==> flow/design.v <==
`timescale 1ns / 1ps
module neuron #(
    parameter DATA_WIDTH = 16,
    parameter signed [DATA_WIDTH-1:0] BIAS = 0    
)(
    input clk,
    input rst,
    input [DATA_WIDTH-1:0] data_in,       
    input [DATA_WIDTH-1:0] weight_in,     
    input data_in_valid,
    input data_in_last,                   
    output reg [DATA_WIDTH-1:0] neuron_out,
    output reg neuron_out_valid
);
    localparam SW = 2*DATA_WIDTH;
    function [SW-1:0] sat_add;
        input [SW-1:0] a;
        input [SW-1:0] b;
        reg [SW-1:0] s;
        begin
            s = a + b;
            if (!a[SW-1] && !b[SW-1] && s[SW-1])
                sat_add = {1'b0, {(SW-1){1'b1}}};
            else if (a[SW-1] && b[SW-1] && !s[SW-1])
                sat_add = {1'b1, {(SW-1){1'b0}}};
            else
                sat_add = s;
        end
    endfunction
    reg [SW-1:0] mul;
    reg mul_valid, mul_last;
    reg [SW-1:0] sum;
    reg [SW-1:0] total;
    reg total_valid;
    wire [SW-1:0] sum_next = sat_add(sum, mul);
    wire [SW-1:0] bias_q = {{2{BIAS[DATA_WIDTH-1]}}, BIAS, {(DATA_WIDTH-2){1'b0}}};
    wire [SW-1:0] biased = sat_add(total, bias_q);
    always @(posedge clk) begin
        mul <= $signed(data_in) * $signed(weight_in);
        if (rst) begin
            mul_valid <= 0;
            mul_last <= 0;
            sum <= 0;
            total <= 0;
            total_valid <= 0;
            neuron_out <= 0;
            neuron_out_valid <= 0;
        end else begin
            mul_valid <= data_in_valid;
            mul_last <= data_in_valid && data_in_last;
            total_valid <= 0;
            if (mul_valid) begin
                if (mul_last) begin
                    sum <= 0;
                    total <= sum_next;
                    total_valid <= 1;
                end else begin
                    sum <= sum_next;
                end
            end
            neuron_out_valid <= total_valid;
            if (total_valid) begin
                if (biased[SW-1:SW-3] == 3'b000 || biased[SW-1:SW-3] == 3'b111)
                    neuron_out <= biased[SW-3:DATA_WIDTH-2];
                else if (biased[SW-1])
                    neuron_out <= {1'b1, {(DATA_WIDTH-1){1'b0}}};
                else
                    neuron_out <= {1'b0, {(DATA_WIDTH-1){1'b1}}};
            end
        end
    end
endmodule
`timescale 1ns / 1ps
module Softmax #(
    parameter dataWidth = 16,         
    parameter numInputs = 4          
)(
    input clk,
    input rst,
    input [dataWidth*numInputs-1:0] in,    
    input in_valid,                        
    output reg [dataWidth*numInputs-1:0] out,  
    output reg valid,                      
    output reg [7:0] led_control           
);
localparam STAGE_IDLE = 2'b00,
           STAGE_EXP = 2'b01,
           STAGE_SUM = 2'b10,
           STAGE_NORM = 2'b11;
reg [1:0] state;
reg [dataWidth-1:0] input_array [0:numInputs-1];
reg [dataWidth-1:0] exp_values [0:numInputs-1];  
reg [dataWidth+2-1:0] sum_exp;  
reg [dataWidth-1:0] softmax_output [0:numInputs-1];
reg [1:0] max_class;
reg [4:0] shift_amt;
function [dataWidth-1:0] exp_lut;
    input [3:0] idx;
    begin
        case (idx)
            4'd0:  exp_lut = 16'h0800;  
            4'd1:  exp_lut = 16'h09D0;  
            4'd2:  exp_lut = 16'h0C20;  
            4'd3:  exp_lut = 16'h0F80;  
            4'd4:  exp_lut = 16'h1480;  
            4'd5:  exp_lut = 16'h1C80;  
            4'd6:  exp_lut = 16'h2A00;  
            4'd7:  exp_lut = 16'h4000;  
            4'd8:  exp_lut = 16'h6800;  
            4'd9:  exp_lut = 16'hAC00;  
            4'd10: exp_lut = 16'h1280;  
            4'd11: exp_lut = 16'h1F80;  
            4'd12: exp_lut = 16'h2C00;  
            4'd13: exp_lut = 16'h4C00;  
            4'd14: exp_lut = 16'h8000;  
            default: exp_lut = 16'hD800;  
        endcase
    end
endfunction
function [dataWidth-1:0] exp_function;
    input [dataWidth-1:0] x;
    reg [3:0] lut_idx;
    begin
        lut_idx = x[15:12] + 4'd8;  
        exp_function = exp_lut(lut_idx);
    end
endfunction
function [4:0] get_shift_amount;
    input [dataWidth+2-1:0] sum;
    reg [4:0] shift;
    begin
        shift = 0;
        if (sum[17:14] == 4'b0000) shift = 4;  
        else if (sum[17:15] == 3'b001) shift = 3;  
        else if (sum[17:16] == 2'b01) shift = 2;  
        else if (sum[17] == 1'b1) shift = 1;  
        else shift = 0;  
        get_shift_amount = shift;
    end
endfunction
always @(posedge clk) begin
    if (rst) begin
        state <= STAGE_IDLE;
        out <= 0;
        valid <= 0;
        led_control <= 8'b0;
        sum_exp <= 0;
        for (integer i = 0; i < numInputs; i = i + 1) begin
            input_array[i] <= 0;
            exp_values[i] <= 0;
        end
    end else begin
        valid <= 0;
        case (state)
            STAGE_IDLE: begin
                if (in_valid) begin
                    input_array[0] <= in[15:0];
                    input_array[1] <= in[31:16];
                    input_array[2] <= in[47:32];
                    input_array[3] <= in[63:48];
                    state <= STAGE_EXP;
                end
            end
            STAGE_EXP: begin
                exp_values[0] <= exp_function(input_array[0]);
                exp_values[1] <= exp_function(input_array[1]);
                exp_values[2] <= exp_function(input_array[2]);
                exp_values[3] <= exp_function(input_array[3]);
                state <= STAGE_SUM;
            end
            STAGE_SUM: begin
                sum_exp <= exp_values[0] + exp_values[1] + exp_values[2] + exp_values[3];
                state <= STAGE_NORM;
            end
            STAGE_NORM: begin
                shift_amt = get_shift_amount(sum_exp);
                softmax_output[0] = exp_values[0] >> shift_amt;
                softmax_output[1] = exp_values[1] >> shift_amt;
                softmax_output[2] = exp_values[2] >> shift_amt;
                softmax_output[3] = exp_values[3] >> shift_amt;
                out <= {softmax_output[3], softmax_output[2], softmax_output[1], softmax_output[0]};
                max_class = 0;
                if (softmax_output[1] > softmax_output[max_class]) max_class = 1;
                if (softmax_output[2] > softmax_output[max_class]) max_class = 2;
                if (softmax_output[3] > softmax_output[max_class]) max_class = 3;
                case (max_class)
                    2'b00: led_control <= 8'b00000001;  
                    2'b01: led_control <= 8'b00000010;  
                    2'b10: led_control <= 8'b00000100;  
                    2'b11: led_control <= 8'b00001000;  
                    default: led_control <= 8'b00000000;
                endcase
                valid <= 1;
                state <= STAGE_IDLE;
            end
        endcase
    end
end
endmodule
`timescale 1ns / 1ps
module fc_head #(
    parameter DATA_WIDTH = 16,
    parameter NUM_INPUTS = 1024,
    parameter NUM_OUTPUTS = 4
)(
    input clk,
    input rst,
    input [DATA_WIDTH-1:0] myinput,
    input [DATA_WIDTH*NUM_OUTPUTS-1:0] myweights,
    input myinputValid,
    output [DATA_WIDTH*NUM_OUTPUTS-1:0] softmax_out,
    output softmax_valid,
    output [7:0] led_control,
    output [DATA_WIDTH*NUM_OUTPUTS-1:0] logits
);
    reg [$clog2(NUM_INPUTS)-1:0] input_count;
    reg [DATA_WIDTH-1:0] input_d;
    reg input_valid_d, input_last_d;
    reg [DATA_WIDTH*NUM_OUTPUTS-1:0] weights;
    always @(posedge clk) begin
        input_d <= myinput;
        weights <= myweights;
        if (rst) begin
            input_count <= 0;
            input_valid_d <= 0;
            input_last_d <= 0;
        end else begin
            input_valid_d <= myinputValid;
            input_last_d <= myinputValid && (input_count == NUM_INPUTS-1);
            if (myinputValid)
                input_count <= input_count + 1;
        end
    end
    wire [NUM_OUTPUTS-1:0] neuron_valid;
    localparam [DATA_WIDTH*NUM_OUTPUTS-1:0] BIASES = {16'h003C, 16'h0001, 16'hFFD1, 16'h0006};
    genvar i;
    generate
        for (i = 0; i < NUM_OUTPUTS; i = i + 1) begin : output_layer
            neuron #(
                .DATA_WIDTH(DATA_WIDTH),
                .BIAS(BIASES[(i+1)*DATA_WIDTH-1 -: DATA_WIDTH])
            ) neuron_output (
                .clk(clk),
                .rst(rst),
                .data_in(input_d),
                .weight_in(weights[(i+1)*DATA_WIDTH-1 -: DATA_WIDTH]),
                .data_in_valid(input_valid_d),
                .data_in_last(input_last_d),
                .neuron_out(logits[(i+1)*DATA_WIDTH-1 -: DATA_WIDTH]),
                .neuron_out_valid(neuron_valid[i])
            );
        end
    endgenerate
    Softmax #(
        .dataWidth(DATA_WIDTH),
        .numInputs(NUM_OUTPUTS)
    ) softmax_inst (
        .clk(clk),
        .rst(rst),
        .in(logits),
        .in_valid(neuron_valid[0]),
        .out(softmax_out),
        .valid(softmax_valid),
        .led_control(led_control)
    );
endmodule
* Reports on fc_head
Tool output for the design above, in the order of the flow.
Lines are those of the file above, counted from 1.
Operators carry their Yosys type and port widths (W data, S select, Z words).
Not given: -
- Top module :: fc_head
- Clock input :: clk
- Library :: sky130hd
- Library corner :: tt_025C_1v80

* Word level
Counts by Yosys on the flattened word-level netlist (proc, flatten, opt, wreduce). Print and check cells are left out. Cells with the same type and inputs are merged into one.
Memory sizes are those after Yosys's memory passes, which may raise the word count (mostly to a power of two), join words into wider ones and drop unused or constant bits.
- Bits of input ports :: 83
- RAM bits :: 0
- Word width x clocked read ports :: 48
- Memories :: 4
- Output and inout bits :: 137
- Register bits :: 765
- Elaborated cells :: 198
- Latch bits :: 0
- Bits in read-only memories :: 768
- Eq/ne operators :: 20
- Divide/modulo/power cells :: 0
- Multiplexer cells :: 52
- Reduce/logical cells :: 56
- $mul :: 4
- Bitwise operators :: 1
- $add $sub $neg :: 16
- Shift operators :: 4
- $lt $le $gt $ge :: 3
** Memory list
- (name not given) :: words 16, width 12, read ports 1, write ports 0, RTL line 100 : case (idx)
- (name not given) :: words 16, width 12, read ports 1, write ports 0, RTL line 100
- (name not given) :: words 16, width 12, read ports 1, write ports 0, RTL line 100
- (name not given) :: words 16, width 12, read ports 1, write ports 0, RTL line 100
** Operator list (count)
- $mul A16 B16 Y32 :: 4
- $mux W32 :: 16
- $mux W16 :: 14
- $add A32 B32 Y32 :: 4
- $pmux W16 S4 :: 2
- $shr A16 B5 Y16 :: 4
- $gt A16 B16 Y1 :: 3
- $add A18 B16 Y18 :: 2
- $add A32 B15 Y32 const B :: 1
- $add A32 B17 Y32 const B :: 1
- $add A32 B20 Y32 const B :: 1
- $add A32 B32 Y32 const B :: 1
- $pmux W8 S4 :: 1
- $mux W5 :: 5
- $logic_and A1 B1 Y1 :: 22
- $mux W2 :: 9
- $add A16 B16 Y17 :: 1
- $logic_not A1 Y1 :: 16
- $eq A2 B2 Y1 const B :: 8
- $add A4 B4 Y4 const B :: 4
- $eq A3 B3 Y1 const B :: 4
- $logic_not A3 Y1 :: 4
- $add A10 B1 Y10 const B :: 1
- $eq A10 B10 Y1 const B :: 1
- $eq A2 B1 Y1 const B :: 5
- $logic_not A2 Y1 :: 4
- $pmux W2 S4 :: 1
- $reduce_and A2 Y1 :: 3
Other operator kinds: 8; their cells: 14.

* Longest topological paths
Depth = most cells in a row (Yosys ltp): at word level without a register or memory, in the mapped netlist without a sequential cell, where the memories' decode and read muxes count.
- Depth in word-level cells :: 31
- ABC_AREA :: 0
- Depth in mapped cells :: 42
- Gate-level depth less buffers :: 36

* Synthesis result
Source: synth_stat.txt of the flow (Yosys; design flattened, memories mapped). It holds for the ABC_AREA given above (unset counts as 0); a run with the other value may have another netlist.
Totals and module areas in this step are rounded.
** Cells by type
- sky130_fd_sc_hd__fa_1 :: count 1068, area in all 2.14E+04 um^2
- sky130_fd_sc_hd__dfxtp_1 :: count 625, area in all 12512 um^2
- sky130_fd_sc_hd__ha_1 :: count 561, area in all 7.02E+03 um^2
- sky130_fd_sc_hd__inv_1 :: count 1269, area in all 4.76E+03 um^2
- sky130_fd_sc_hd__nand2_1 :: count 1024, area in all 3.84E+03 um^2
- sky130_fd_sc_hd__and2_1 :: count 412, area in all 2.58E+03 um^2
- sky130_fd_sc_hd__a21oi_1 :: count 445, area in all 2.23E+03 um^2
- sky130_fd_sc_hd__xnor2_1 :: count 207, area in all 1.81E+03 um^2
- sky130_fd_sc_hd__nor2_1 :: count 440, area in all 1.65E+03 um^2
- sky130_fd_sc_hd__o21ai_0 :: count 267, area in all 1.34E+03 um^2
- sky130_fd_sc_hd__clkbuf_1 :: count 350, area in all 1313.76 um^2
- sky130_fd_sc_hd__mux2i_1 :: count 120, area in all 1.2E+03 um^2
- sky130_fd_sc_hd__a211oi_1 :: count 110, area in all 825.792 um^2
- sky130_fd_sc_hd__a21o_1 :: count 107, area in all 803.27 um^2
- sky130_fd_sc_hd__nand2b_1 :: count 128, area in all 800.768 um^2
- sky130_fd_sc_hd__xor2_1 :: count 85, area in all 744.464 um^2
- sky130_fd_sc_hd__a31oi_1 :: count 82, area in all 512.992 um^2
- sky130_fd_sc_hd__nand3_1 :: count 99, area in all 495.475 um^2
Not listed: further types 71, cells in them 653.
- Chip area (Yosys) :: 71000 um^2
- Buffers :: 378
- Sequential area :: 13000 um^2
- Mapped flip-flops :: 625
- Cell count :: 8052
The figures by module come from a second, unflattened synthesis with its own total; it is not the netlist above.
- Cell total of the unflattened synthesis :: 8236
- Area (unflattened synthesis) :: 73000 um^2
Each row is one instance without its submodules.
** By module
- neuron :: area 15000 um^2, instances 1, cells 1742, sequential area 2000 um^2
- neuron :: area 15000 um^2, instances 1, cells 1749, sequential area 2000 um^2
- neuron :: area 15000 um^2, instances 1, cells 1709, sequential area 2000 um^2
- neuron :: area 15000 um^2, instances 1, cells 1723, sequential area 2000 um^2
- Softmax :: area 9700 um^2, instances 1, cells 1180, sequential area 2700 um^2
- fc_head :: area 2100 um^2, instances 1, cells 133, sequential area 1800 um^2

* Timing after synthesis
Source: OpenSTA report_checks on the synthesized netlist (no wires, ideal clock, input and output delay 20% of the period each), path of least setup slack; recovery checks are left aside. Register names are those of the netlist, which keeps one name where synthesis merged equal registers.
- Path kind :: reg2reg
- Start point :: reg softmax_inst.sum_exp[16]
- End point :: reg softmax_inst.led_control[1]
- Delay of the path :: 7.667 ns
- Stages on the path :: 40
- Time at the first pin :: 0.000 ns
- Clock period :: 8.0 ns
- Data required time :: 7.883 ns
- Buffers on the path :: 6
- Library setup time :: 0.117 ns
- Setup slack :: 0.332 ns
- Data arrival time :: 7.550 ns
- Synthesis period reached :: 7.668 ns
"delay of the path" is the arrival time less input delay plus setup time.
"stages on the path" counts driving pins, that of a launching flip-flop among them; a cell with two outputs on the path counts twice.
"synthesis period reached" is the clock period less the worst setup slack; recovery checks do not enter. This is arithmetic on one report: input and output delays are still those of the set period (20% each).
The rows between start and end are the longest chain of elaborated cells between them; the timing report does not say that the signal goes this way. Where chains are equally long, one stands for them.
A line is the first line of the expression or statement that the cell stems from. Yosys adds cells for indexed reads and writes and turns some case tables into memories.
A register here has more assigning lines than the two given.
- Cells stage by stage :: sky130_fd_sc_hd__dfxtp_1 -> sky130_fd_sc_hd__buf_4 -> sky130_fd_sc_hd__clkbuf_1 -> sky130_fd_sc_hd__nor2_1 -> sky130_fd_sc_hd__or2_2 -> sky130_fd_sc_hd__clkbuf_1 -> sky130_fd_sc_hd__clkbuf_1 -> sky130_fd_sc_hd__nand2_1 -> sky130_fd_sc_hd__nand3_1 -> sky130_fd_sc_hd__a31oi_1 -> sky130_fd_sc_hd__inv_1 -> sky130_fd_sc_hd__ha_1 -> sky130_fd_sc_hd__and4_1 -> sky130_fd_sc_hd__nand2_1 -> sky130_fd_sc_hd__o41a_1 -> sky130_fd_sc_hd__o31ai_2 -> sky130_fd_sc_hd__a21oi_2 -> sky130_fd_sc_hd__a41oi_4 -> [... 4 more ...] -> sky130_fd_sc_hd__a21o_1 -> sky130_fd_sc_hd__a21oi_1 -> sky130_fd_sc_hd__nor2_1 -> sky130_fd_sc_hd__a211o_1 -> sky130_fd_sc_hd__o2111ai_1 -> sky130_fd_sc_hd__nand2_1 -> sky130_fd_sc_hd__clkbuf_1 -> sky130_fd_sc_hd__mux2_2 -> sky130_fd_sc_hd__ha_1 -> sky130_fd_sc_hd__nor2b_1 -> sky130_fd_sc_hd__o21ai_0 -> sky130_fd_sc_hd__nand2b_1 -> sky130_fd_sc_hd__a21oi_1 -> sky130_fd_sc_hd__o21ai_0 -> sky130_fd_sc_hd__a31oi_1 -> sky130_fd_sc_hd__o31a_1 -> sky130_fd_sc_hd__o21a_1 -> sky130_fd_sc_hd__a32o_1
- Length of the longest elaborated chain :: 31
- Elaborated cells between the ends (all ways) :: 45
- RTL lines with such cells :: 13
- Classes of those cells :: compare: 3; eq/ne: 11; shift: 4; mux: 23; reduce/logical: 4
** RTL lines, path post-synthesis
- start: declaration :: RTL line 93 : reg [dataWidth+2-1:0] sum_exp;
- start: assignment :: RTL line 147 : sum_exp <= 0;
- start: assignment :: RTL line 172 : sum_exp <= exp_values[0] + exp_values[1] + exp_values[2] + exp_values[3];
- $eq A2 B1 Y1 :: RTL line 135 : else if (sum[17:16] == 2'b01) shift = 2;
- $mux W5 :: RTL line 135
- $mux W5 :: RTL line 134 : else if (sum[17:15] == 3'b001) shift = 3;
- $mux W5 :: RTL line 133 : if (sum[17:14] == 4'b0000) shift = 4;
- $mux W5 :: RTL line 154 : case (state)
- $mux W5 :: RTL line 142 : if (rst) begin
- $shr A16 B5 Y16 :: RTL line 177 : softmax_output[0] = exp_values[0] >> shift_amt;
- [... 17 more ...]
- $mux W16 :: RTL line 142
- $gt A16 B16 Y1 :: RTL line 185 : if (softmax_output[3] > softmax_output[max_class]) max_class = 3;
- $mux W2 :: RTL line 185
- $mux W2 :: RTL line 154
- $mux W2 :: RTL line 142
- $eq A2 B2 Y1 :: RTL line 186 : case (max_class)
- $pmux W8 S4 :: RTL line 186
- end: assignment :: RTL line 187 : 2'b00: led_control <= 8'b00000001;
- end: assignment :: RTL line 188 : 2'b01: led_control <= 8'b00000010;
- end: declaration :: RTL line 84 : output reg [7:0] led_control

* Path in the finished layout
From the final timing report of stored run 2: the path of least setup slack in the routed layout; clock arrival at registers is part of the times.
- Path kind :: reg2reg
- Start point :: reg softmax_inst.sum_exp[17]
- End point :: reg softmax_inst.led_control[1]
- Clock period :: 7.63 ns
- Setup slack :: 0.28 ns
- Library setup time :: 0.11 ns
- Data arrival time :: 7.92 ns
- Buffers on the path :: 4
- Stages on the path :: 34
- Data required time :: 8.20 ns
- Time at the first pin :: 0.66 ns
The rows between start and end are the longest chain of elaborated cells between them; the timing report does not say that the signal goes this way. Where chains are equally long, one stands for them.
A register here has more assigning lines than the two given.
- Cells stage by stage :: sky130_fd_sc_hd__dfxtp_1 -> sky130_fd_sc_hd__buf_4 -> sky130_fd_sc_hd__or4_1 -> sky130_fd_sc_hd__buf_12 -> sky130_fd_sc_hd__mux2i_1 -> sky130_fd_sc_hd__ha_1 -> sky130_fd_sc_hd__and4_1 -> sky130_fd_sc_hd__a221oi_1 -> sky130_fd_sc_hd__o41a_1 -> sky130_fd_sc_hd__o31ai_2 -> sky130_fd_sc_hd__a21oi_2 -> sky130_fd_sc_hd__a41oi_4 -> sky130_fd_sc_hd__buf_6 -> sky130_fd_sc_hd__mux2_2 -> sky130_fd_sc_hd__ha_1 -> sky130_fd_sc_hd__a21o_1 -> sky130_fd_sc_hd__a21o_1 -> sky130_fd_sc_hd__a21oi_1 -> sky130_fd_sc_hd__nor2_1 -> sky130_fd_sc_hd__a211o_1 -> sky130_fd_sc_hd__o2111ai_2 -> sky130_fd_sc_hd__nand2_1 -> sky130_fd_sc_hd__buf_4 -> sky130_fd_sc_hd__mux2_2 -> sky130_fd_sc_hd__ha_1 -> sky130_fd_sc_hd__nor2b_1 -> sky130_fd_sc_hd__o21ai_0 -> sky130_fd_sc_hd__nand2b_1 -> sky130_fd_sc_hd__a21oi_1 -> sky130_fd_sc_hd__o21ai_0 -> sky130_fd_sc_hd__a31oi_1 -> sky130_fd_sc_hd__o31a_1 -> sky130_fd_sc_hd__o21a_1 -> sky130_fd_sc_hd__a32o_1
- Length of the longest elaborated chain :: 31
- Elaborated cells between the ends (all ways) :: 46
- RTL lines with such cells :: 14
- Classes of those cells :: compare: 3; eq/ne: 11; shift: 4; mux: 24; reduce/logical: 4
** RTL lines, path after layout
- start: declaration :: RTL line 93 : reg [dataWidth+2-1:0] sum_exp;
- start: assignment :: RTL line 147 : sum_exp <= 0;
- start: assignment :: RTL line 172 : sum_exp <= exp_values[0] + exp_values[1] + exp_values[2] + exp_values[3];
- $mux W1 :: RTL line 136 : else if (sum[17] == 1'b1) shift = 1;
- $mux W5 :: RTL line 135 : else if (sum[17:16] == 2'b01) shift = 2;
- $mux W5 :: RTL line 134 : else if (sum[17:15] == 3'b001) shift = 3;
- $mux W5 :: RTL line 133 : if (sum[17:14] == 4'b0000) shift = 4;
- $mux W5 :: RTL line 154 : case (state)
- $mux W5 :: RTL line 142 : if (rst) begin
- $shr A16 B5 Y16 :: RTL line 177 : softmax_output[0] = exp_values[0] >> shift_amt;
- [... 17 more ...]
- $mux W16 :: RTL line 142
- $gt A16 B16 Y1 :: RTL line 185 : if (softmax_output[3] > softmax_output[max_class]) max_class = 3;
- $mux W2 :: RTL line 185
- $mux W2 :: RTL line 154
- $mux W2 :: RTL line 142
- $eq A2 B2 Y1 :: RTL line 186 : case (max_class)
- $pmux W8 S4 :: RTL line 186
- end: assignment :: RTL line 187 : 2'b00: led_control <= 8'b00000001;
- end: assignment :: RTL line 188 : 2'b01: led_control <= 8'b00000010;
- end: declaration :: RTL line 84 : output reg [7:0] led_control

Measured results for fc_head: 4 stored runs of the Yosys and OpenROAD flow on sky130hd. The settings differ; the order carries no meaning. The constraints put input and output delay at 20% of the set period each and load the outputs with 0.01 pF.
"period reached": clock period set for the run, less the worst setup slack. It is reckoned from that one timing run; input and output delays stay at 20% of the period that was set.
"allowed time less slack (worst setup path)" is the time allowed to the run's worst setup path (the clock period less input and output delay, where it has them) less its slack. Clock arrival times count: a late capture clock shortens it, a late launch clock lengthens it.
Values from the reports are rounded here.

* Stored run 1
** Files
==> flow/run.sh <==
#!/bin/bash
# the make line also repeats the synthesis and layout settings of config.mk as NAME=value (left out here)
make -C /OpenROAD-flow-scripts/flow DESIGN_CONFIG=/design/flow/config.mk WORK_HOME=/design/flow/orfs CLKGATE_MAP_FILE= finish
==> flow/config.mk <==
export PLATFORM = sky130hd
export DESIGN_NAME = fc_head
export DESIGN_NICKNAME = fc_head
export VERILOG_FILES = /design/flow/design.v
export SDC_FILE = /design/flow/constraint.sdc
export NUM_CORES = 4
export LEC_CHECK = 0
export CAP_MARGIN = 20
export CELL_PAD_IN_SITES_DETAIL_PLACEMENT = 1
export CORE_MARGIN = 2
export CORE_UTILIZATION = 63
export CTS_CLUSTER_DIAMETER = 68
export GPL_TIMING_DRIVEN = 0
export SLEW_MARGIN = 40
==> flow/constraint.sdc <==
create_clock -name core_clock -period 4.72 [get_ports {clk}]
set_input_delay 0.9440 -clock core_clock [delete_from_list [all_inputs] [get_ports {clk}]]
set_output_delay 0.9440 -clock core_clock [all_outputs]
set_load 0.01 [all_outputs]
** Results
No results, placement failed with DPL-0033.

* Stored run 2
** Files
==> flow/run.sh <==
#!/bin/bash
# the make line also repeats the synthesis and layout settings of config.mk as NAME=value (left out here)
make -C /OpenROAD-flow-scripts/flow DESIGN_CONFIG=/design/flow/config.mk WORK_HOME=/design/flow/orfs CLKGATE_MAP_FILE= finish
==> flow/config.mk <==
export PLATFORM = sky130hd
export DESIGN_NAME = fc_head
export DESIGN_NICKNAME = fc_head
export VERILOG_FILES = /design/flow/design.v
export SDC_FILE = /design/flow/constraint.sdc
export NUM_CORES = 4
export LEC_CHECK = 0
export CAP_MARGIN = 20
export CORE_MARGIN = 2
export CORE_UTILIZATION = 15
export SLEW_MARGIN = 20
==> flow/constraint.sdc <==
create_clock -name core_clock -period 7.63 [get_ports {clk}]
set_input_delay 1.5260 -clock core_clock [delete_from_list [all_inputs] [get_ports {clk}]]
set_output_delay 1.5260 -clock core_clock [all_outputs]
set_load 0.01 [all_outputs]
** Results
- Area of the synthesized netlist :: 71000 um^2
- Area inside the die boundary :: 480000 um^2
- Final utilization :: 18%
- Lowest setup slack :: 0.28 ns
- Total negative slack on setup checks :: 0.000 ns
- Worst hold slack in the final report :: 0.45 ns
- Period reached :: 7.352 ns
- Allowed time less slack (worst setup path) :: 7.35 ns
- Worst setup path type :: reg2reg

* Stored run 3
** Files
==> flow/run.sh <==
#!/bin/bash
# the make line also repeats the synthesis and layout settings of config.mk as NAME=value (left out here)
make -C /OpenROAD-flow-scripts/flow DESIGN_CONFIG=/design/flow/config.mk WORK_HOME=/design/flow/orfs CLKGATE_MAP_FILE= finish
==> flow/config.mk <==
export PLATFORM = sky130hd
export DESIGN_NAME = fc_head
export DESIGN_NICKNAME = fc_head
export VERILOG_FILES = /design/flow/design.v
export SDC_FILE = /design/flow/constraint.sdc
export NUM_CORES = 4
export LEC_CHECK = 0
export CAP_MARGIN = 5
export CELL_PAD_IN_SITES_DETAIL_PLACEMENT = 1
export CORE_ASPECT_RATIO = 1.65
export CORE_MARGIN = 2
export CORE_UTILIZATION = 27
export CTS_CLUSTER_DIAMETER = 305
export GPL_TIMING_DRIVEN = 1
export MAX_ROUTING_LAYER = met4
export SETUP_SLACK_MARGIN = -0.11
export SLEW_MARGIN = 40
==> flow/constraint.sdc <==
create_clock -name core_clock -period 4.72 [get_ports {clk}]
set_input_delay 0.9440 -clock core_clock [delete_from_list [all_inputs] [get_ports {clk}]]
set_output_delay 0.9440 -clock core_clock [all_outputs]
set_load 0.01 [all_outputs]
** Results
- Area of the synthesized netlist :: 71000 um^2
- Area inside the die boundary :: 270000 um^2
- Final utilization :: 36%
- Lowest setup slack :: -2.1 ns
- Total negative slack on setup checks :: -110 ns
- Worst hold slack in the final report :: 0.45 ns
- Period reached :: 6.795 ns
- Allowed time less slack (worst setup path) :: 6.79 ns
- Worst setup path type :: reg2reg

* Stored run 4
** Files
==> flow/run.sh <==
#!/bin/bash
# the make line also repeats the synthesis and layout settings of config.mk as NAME=value (left out here)
make -C /OpenROAD-flow-scripts/flow DESIGN_CONFIG=/design/flow/config.mk WORK_HOME=/design/flow/orfs CLKGATE_MAP_FILE= finish
==> flow/config.mk <==
export PLATFORM = sky130hd
export DESIGN_NAME = fc_head
export DESIGN_NICKNAME = fc_head
export VERILOG_FILES = /design/flow/design.v
export SDC_FILE = /design/flow/constraint.sdc
export NUM_CORES = 4
export LEC_CHECK = 0
export ABC_AREA = 0
export CAP_MARGIN = 15
export CELL_PAD_IN_SITES_DETAIL_PLACEMENT = 2
export CELL_PAD_IN_SITES_GLOBAL_PLACEMENT = 3
export CORE_MARGIN = 2
export CORE_UTILIZATION = 40
export GPL_ROUTABILITY_DRIVEN = 1
export GPL_TIMING_DRIVEN = 0
export HOLD_SLACK_MARGIN = 0.18
export MIN_ROUTING_LAYER = met1
export SETUP_SLACK_MARGIN = 2.34
export SLEW_MARGIN = 20
==> flow/constraint.sdc <==
create_clock -name core_clock -period 8.0 [get_ports {clk}]
set_input_delay 1.6000 -clock core_clock [delete_from_list [all_inputs] [get_ports {clk}]]
set_output_delay 1.6000 -clock core_clock [all_outputs]
set_load 0.01 [all_outputs]
** Results
- Area of the synthesized netlist :: 71000 um^2
- Area inside the die boundary :: 180000 um^2
- Final utilization :: 50%
- Lowest setup slack :: 0.66 ns
- Total negative slack on setup checks :: 0.000 ns
- Worst hold slack in the final report :: 0.43 ns
- Period reached :: 7.343 ns
- Allowed time less slack (worst setup path) :: 7.34 ns
- Worst setup path type :: reg2reg
